==> flow/design.v <==
module datapath #(parameter P_WIDTH=32)(
	input [P_WIDTH-1:0] input_a,
	input [P_WIDTH-1:0] input_b,
	input clk,
	input rst,
	output [P_WIDTH-1:0] out
	);
wire [P_WIDTH-1:0] mult_result;
wire [P_WIDTH-1:0] adder_out;
reg [P_WIDTH-1:0] adder_out_reg;
assign mult_result = input_a * input_b;
assign adder_out  = adder_out_reg + mult_result;
assign out = adder_out_reg;
always @(posedge clk)
 if (rst ==1) 
	adder_out_reg <= adder_out;
 else
	adder_out_reg <= 0;
endmodule
module controller #(parameter P_ADDR_WIDTH=8, parameter P_COUNT=100)(
	input clk,
	input rst,
	output reg out_rst,
	output reg ce_0,
	output reg ce_1,
	output reg we_0,
	output reg we_1,
	input  [P_ADDR_WIDTH-1:0] cjob_offset,
	output [P_ADDR_WIDTH-1:0] address_0,
	output [P_ADDR_WIDTH-1:0] address_1,
	input fin_buf_empty,
	output reg fin_rd_en,
	input fout_buf_full,
	output reg fout_wr_en,
	output reg cjob_load_en,
	output reg cjob_out_en
);
parameter IDLE= 7'b0000001,JOB_LOAD= 7'b0000010,  PREP=7'b0000100, PROCESSING = 7'b0001000, WRITE_BACK=7'b0010000, WAIT_Q=7'b0100000, WRITE_Q=7'b1000000;
reg [6:0] curr_state;
reg [6:0] next_state;
reg [P_ADDR_WIDTH-1:0] counter;
reg [P_ADDR_WIDTH-1:0] offset;
always @(curr_state,fin_buf_empty,counter,fout_buf_full)
begin
	next_state=5'b00000;
	case (curr_state)	
		IDLE:
			if(!fin_buf_empty)
				next_state=IDLE;
			else
				next_state=JOB_LOAD;
		JOB_LOAD:
			next_state=PREP;
		PREP:
			next_state=PROCESSING;
		PROCESSING:
			if(counter<P_COUNT-1+offset)			
				next_state = PROCESSING;
			else
				next_state = WRITE_BACK;
		WRITE_BACK:
			next_state=WAIT_Q;
		WAIT_Q:
			if(!fout_buf_full)
				next_state=WAIT_Q;
			else
				next_state=WRITE_Q;
		WRITE_Q:
			next_state=IDLE;
		default:
			next_state=IDLE;
	endcase
end
always @(posedge clk)       
begin
	if(rst==1)
		curr_state <= IDLE;
	else
		curr_state <= next_state;
end
always @(posedge clk)       
begin
	case(curr_state)
		IDLE:	begin
			out_rst<=0;
			ce_0<=0;
			ce_1<=0;
			we_0<=0;
			we_1<=0;
			counter <= 0;
			fin_rd_en<=0;
			fout_wr_en<=0;
			cjob_load_en<=0;
			cjob_out_en<=0;
			offset<=0;
			end
		JOB_LOAD:
			begin
			fin_rd_en<=1;
			cjob_load_en<=1;
			end
		PREP:
			begin
			fin_rd_en<=0;
			ce_0<=1;
			ce_1<=1;
			we_0<=0;
			we_1<=0;
			cjob_load_en<=0;
			counter<=cjob_offset;
			offset<=cjob_offset;
			end
		PROCESSING:
			begin
			cjob_load_en<=0;
			out_rst<=1;
			counter<= counter+1;
			end
		WRITE_BACK:
			begin
			ce_1<=0;
			we_0<=1;
			counter<=counter+P_COUNT;
			end
		WAIT_Q:
			begin
			ce_0<=0;
			counter<=0;
			cjob_out_en<=1;
			end
		WRITE_Q:
			begin
			fout_wr_en<=1;
			cjob_out_en<=1;
			end
		default:
			begin
			end
	endcase
end
assign address_0 = counter<<2;
assign address_1 = (counter+P_COUNT)<<2;
endmodule
module cjob_register #(parameter P_ADDR_WIDTH=16)
(
	input clk,
	input rst,
	input load,
	input out_en,
	input [(3+2+16)-1:0] data_in,
	output reg [(3+2+16)-1:0] data_out
);
reg [(3+2+16)-1:0] current_job;
always @(posedge clk) begin
	if(rst) begin
		data_out = 0;
		current_job = 0;
	end
	else begin
		if (load) current_job = data_in;
		if(out_en) data_out = current_job;
    end
end
endmodule
module dot_product (
	input ap_clk,
	input ap_rst,
	output [16-1:0]  	memory_Addr_A,
	output 						memory_EN_A,
	output 						memory_WEN_A,
	output [32-1:0]	memory_Din_A,
	input  [32-1:0] 	memory_Dout_A,
	output [16-1:0]  	memory_Addr_B,
	output 						memory_EN_B,
	output 						memory_WEN_B,
	output [32-1:0]	memory_Din_B,
	input  [32-1:0] 	memory_Dout_B,
	input 						fifo_in_empty_n,
	input  [(3+2+16)-1:0]	fifo_in_dout,
	output 						fifo_in_read,
	input 						fifo_out_full_n,
	output 						fifo_out_write,
	output [(3+2+16)-1:0]	fifo_out_din
);
	wire 						internal_rst;
	wire 						cjob_load_en;
	wire 						cjob_out_en;
	wire [16-1:0] 		job_offset;
datapath #(32) dp(
	.input_a(memory_Dout_A), 
	.input_b(memory_Dout_B), 
	.clk(ap_clk), 
	.rst(internal_rst), 
	.out(memory_Din_A)
);
controller #(16, 100) ctrl(
	.clk(ap_clk),
	.rst(ap_rst),
	.out_rst(internal_rst),
	.ce_0(memory_EN_A),
	.ce_1(memory_EN_B),
	.we_0(memory_WEN_A),
	.we_1(memory_WEN_B),
	.cjob_offset(job_offset),
	.address_0(memory_Addr_A),
	.address_1(memory_Addr_B),
	.fin_buf_empty(fifo_in_empty_n),
	.fin_rd_en(fifo_in_read),
	.fout_buf_full(fifo_out_full_n),
	.fout_wr_en(fifo_out_write),
	.cjob_load_en(cjob_load_en),
	.cjob_out_en(cjob_out_en)
);
cjob_register cjob_reg(
	.clk(ap_clk),
	.rst(ap_rst),
	.load(cjob_load_en),
	.out_en(cjob_out_en),
	.data_in(fifo_in_dout),
	.data_out(fifo_out_din)
);
assign job_offset = fifo_in_dout[16-1:0];
assign memory_Din_B = 0;
endmodule
Tool chain data of dot_product
Tool output for the design above, in the order of the flow. Line numbers count from 1 in the design file above. Operators: Yosys type, input widths -> output width; for muxes data width and select width s. Cell names lack the library's common part. The mark -- stands for no value.

Top module: dot_product. Clock: ap_clk. Cell library: sky130hd. Library corner: tt_025C_1v80.

Word level
Counts by Yosys on the flattened word-level netlist (proc, flatten, opt, wreduce; memories kept). Register bits leave out memories and registers merged into their read ports (data or address). Print and check cells are left out.

The figure for $add $sub $neg is 4. The figure for muxes and demuxes is 15. For equality and inequality tests the number is 7. The entry for reduce/logical cells reads 15. Under order comparisons stands 1. Under $mul stands 1.

Operator list (number): $mul 32x32->32 (1); $pmux 16 s4 (1); $pmux 7 s6 (1); $lt 16x32->1 (1); $add 32x32->32 (1); $pmux 16 s2 (1); $mux 21 (1); $reduce_bool 2->1 (9); $add 7x16->17 const A (1); $add 16x1->16 const B (1); $add 16x7->16 const B (1); $pmux 1 s2 (8); $reduce_or 2->1 (4); $eq 7x1->1 const B (1); $eq 7x2->1 const B (1); $eq 7x3->1 const B (1); $eq 7x4->1 const B (1); $eq 7x5->1 const B (1); $eq 7x6->1 const B (1); $eq 7x7->1 const B (1); $mux 7 (1); $mux 5 (1); $reduce_bool 4->1 (1); $reduce_or 3->1 (1); $mux 2 (1).

The figure for flip-flop bits (word level) is 121. The figure for output and inout port bits is 123.

Logic depth
Yosys ltp: most cells in a row. Word level: on the elaborated netlist, between registers, memories and ports. Mapped: between sequential cells and ports; inverters and the memories' decode and read muxes count.

The figure for word-level depth is 4. The figure for ABC_AREA is 1. The figure for mapped depth is 32.

After synthesis
Source: synth_stat.txt of the flow (Yosys; design flattened, memories mapped). It holds for the ABC_AREA given above (unset counts as 0); a run with the other value may have another netlist. Totals and module areas in this step are rounded.

Cells by type (number): fa_1 (438); inv_1 (943); nand2_1 (781); ha_1 (142); dfxtp_1 (81); edfxtp_1 (40); buf_4 (66); nor2_1 (112); nand3_1 (72); a21oi_1 (69); clkbuf_1 (84); o21ai_0 (46); xor2_1 (23); mux2i_1 (19); a211o_1 (21); xnor2_1 (11); buf_2 (16); nand3b_1 (8).

Other cell types: 37; their cells: 97.

The figure for cell area after synthesis is 23500 µm². The entry for mapped flip-flops reads 121. For mapped cells the number is 3069. The entry for buffers reads 180.

Timing after synthesis
Path of least setup slack by OpenSTA after synthesis, without wires, with an ideal clock, recovery checks aside; 20% of the period is set as input and as output delay. Where synthesis merged equal registers, the netlist keeps one of their names.

Path type: input-to-reg. Start: input memory_Dout_B[3]. End: register dp.adder_out_reg[31]. For external input delay the number is 1.600 ns. The entry for path delay reads 6.223 ns. For time at the first pin the number is 1.600 ns. The figure for clock period is 8.0 ns. The entry for arrival reads 7.708 ns. For stages on the path the number is 30. Under path buffers stands 2. Slack: 0.177 ns. The figure for data required time is 7.885 ns. The figure for setup time is 0.115 ns. Under period reached after synthesis stands 7.823 ns.

"path delay" = arrival - input delay + setup time. "stages on the path": output pins that drive a net of the path, with the launching flip-flop's if there is one; two outputs of one cell count as two. "period reached after synthesis" = period - worst setup slack (recovery checks aside). The figure is calculated, with input and output delays left at 20% of the set period. Between the ends stands the longest chain of elaborated cells between them, by number of cells; it is not shown to be the way that was timed. Of several equally long chains one is given. A line is the first line of the expression or statement that the cell stems from. Yosys adds cells for indexed reads and writes and turns some case tables into memories.

Path through: clkbuf_1 buf_1 nand2_1 inv_1 fa_1 fa_1 fa_1 inv_1 fa_1 inv_1 fa_1 inv_1 fa_1 inv_1 fa_1 inv_1 fa_1 inv_1 ha_1 a21oi_1 o21ai_0 inv_1 nor2_1 nor2_1 nand3_1 a21o_1 a21oi_1 nand3_1 nand2_1 nor2_1. Under length of the longest elaborated chain stands 2.

Ends and longest elaborated chain, post-synthesis: from (decl) (RTL line 177) `input [32-1:0] memory_Dout_B,`; $mul 32x32->32 (RTL line 11) `assign mult_result = input_a * input_b;`; $add 32x32->32 (RTL line 12) `assign adder_out  = adder_out_reg + mult_result;`; to (assign) (RTL line 16) `adder_out_reg <= adder_out;`; to (assign) (RTL line 18) `adder_out_reg <= 0;`; to (decl) (RTL line 10) `reg [P_WIDTH-1:0] adder_out_reg;`.

Timing after layout
From the final timing report of run 1: the path of least setup slack in the routed layout; clock arrival at registers is part of the times.

Path type: input-to-reg. Start: input memory_Dout_B[6]. End: register dp.adder_out_reg[31]. For time at the first pin the number is 1.60 ns. The figure for data required time is 8.37 ns. The figure for clock period is 8.0 ns. The figure for setup time is 0.06 ns. For external input delay the number is 1.60 ns. For stages on the path the number is 29. Slack: 0.51 ns. The entry for arrival reads 7.86 ns. Under path buffers stands 3.

Between the ends stands the longest chain of elaborated cells between them, by number of cells; it is not shown to be the way that was timed. Of several equally long chains one is given.

Path through: buf_4 bufbuf_16 buf_4 nand2_1 inv_1 fa_1 fa_2 fa_1 inv_1 fa_1 inv_1 fa_1 ha_4 fa_1 inv_2 fa_1 inv_2 ha_4 nand2_1 inv_2 nand3_1 nor2_2 nand4_1 nand3_2 a21o_4 a21oi_2 nand3_1 nand2_1 nor2_1. Under length of the longest elaborated chain stands 2.

Ends and longest elaborated chain, post-layout: from (decl) (RTL line 177) `input [32-1:0] memory_Dout_B,`; $mul 32x32->32 (RTL line 11) `assign mult_result = input_a * input_b;`; $add 32x32->32 (RTL line 12) `assign adder_out  = adder_out_reg + mult_result;`; to (assign) (RTL line 16) `adder_out_reg <= adder_out;`; to (assign) (RTL line 18) `adder_out_reg <= 0;`; to (decl) (RTL line 10) `reg [P_WIDTH-1:0] adder_out_reg;`.

# Flow runs of dot_product

dot_product through Yosys and OpenROAD on sky130hd: 5 stored runs, unordered, with their settings and measured results. The constraints put input and output delay at 20% of the set period each and load the outputs with 0.01 pF. "period achieved" = clock period - worst setup slack. The figure is calculated, with input and output delays left at 20% of the set period. "time of the worst setup path" is the time allowed to the run's worst setup path (the clock period less input and output delay, where it has them) less its slack. Clock arrival times count: a late capture clock shortens it, a late launch clock lengthens it. Values from the reports are rounded here.

Run 1 has these settings: ABC_AREA 1; CAP_MARGIN 35; CELL_PAD_IN_SITES_GLOBAL_PLACEMENT 3; CORE_ASPECT_RATIO 1.07; CORE_UTILIZATION 39; GPL_ROUTABILITY_DRIVEN 0; GPL_TIMING_DRIVEN 1; MIN_ROUTING_LAYER met1; PLACE_DENSITY 0.69; SETUP_SLACK_MARGIN 0.72; TNS_END_PERCENT 90; period_ns 8.0; CORE_MARGIN 2; SLEW_MARGIN 20. For the netlist area reported by Yosys the run shows 23500 µm². The area inside the die boundary stands at 62200 µm². The standard-cell area after routing is 30900 µm². The final utilization is 51.5 %. For the setup slack of the critical path the run shows 0.510 ns. The summed negative setup slack reads 0.000 ns. The worst-case hold slack stands at 0.457 ns. The period achieved is 7.490 ns. The time of the worst setup path stands at 5.89 ns. Worst setup path type: input-to-reg.

Run 2 has these settings: CORE_UTILIZATION 61; period_ns 7.92; CAP_MARGIN 20; CORE_MARGIN 2; SLEW_MARGIN 20. For the netlist area reported by Yosys the run shows 22200 µm². The area inside the die boundary stands at 38000 µm². The standard-cell area after routing is 27000 µm². The final utilization is 75.5 %. For the setup slack of the critical path the run shows 0.140 ns. The summed negative setup slack reads 0.000 ns. The worst-case hold slack stands at 0.482 ns. The period achieved is 7.780 ns. The time of the worst setup path stands at 6.20 ns. Worst setup path type: input-to-reg.

Run 3 has these settings: period_ns 8.0; CAP_MARGIN 20; CORE_MARGIN 2; CORE_UTILIZATION 40; SLEW_MARGIN 20. For the netlist area reported by Yosys the run shows 22200 µm². The area inside the die boundary stands at 57400 µm². The standard-cell area after routing is 27500 µm². The final utilization is 50.1 %. For the setup slack of the critical path the run shows 0.172 ns. The summed negative setup slack reads 0.000 ns. The worst-case hold slack stands at 0.475 ns. The period achieved is 7.828 ns. The time of the worst setup path stands at 6.23 ns. Worst setup path type: input-to-reg.

Run 4 has these settings: ABC_AREA 1; CORE_ASPECT_RATIO 0.52; CORE_MARGIN 2; CORE_UTILIZATION 57; CTS_CLUSTER_DIAMETER 56; CTS_CLUSTER_SIZE 100; GPL_ROUTABILITY_DRIVEN 0; GPL_TIMING_DRIVEN 1; MIN_ROUTING_LAYER met2; PLACE_DENSITY_LB_ADDON 0.21; SLEW_MARGIN 5; TNS_END_PERCENT 40; period_ns 9.51; CAP_MARGIN 20. Outcome: no final report: routing broke off with GRT-0116.

Run 5 has these settings: CORE_ASPECT_RATIO 0.84; CORE_MARGIN 8; CORE_UTILIZATION 71; CTS_CLUSTER_SIZE 80; GPL_ROUTABILITY_DRIVEN 0; GPL_TIMING_DRIVEN 1; MAX_ROUTING_LAYER met4; MIN_ROUTING_LAYER met2; SETUP_SLACK_MARGIN 0.17; TNS_END_PERCENT 70; period_ns 4.76; CAP_MARGIN 20; SLEW_MARGIN 20. Outcome: no final report: routing broke off with GRT-0116.
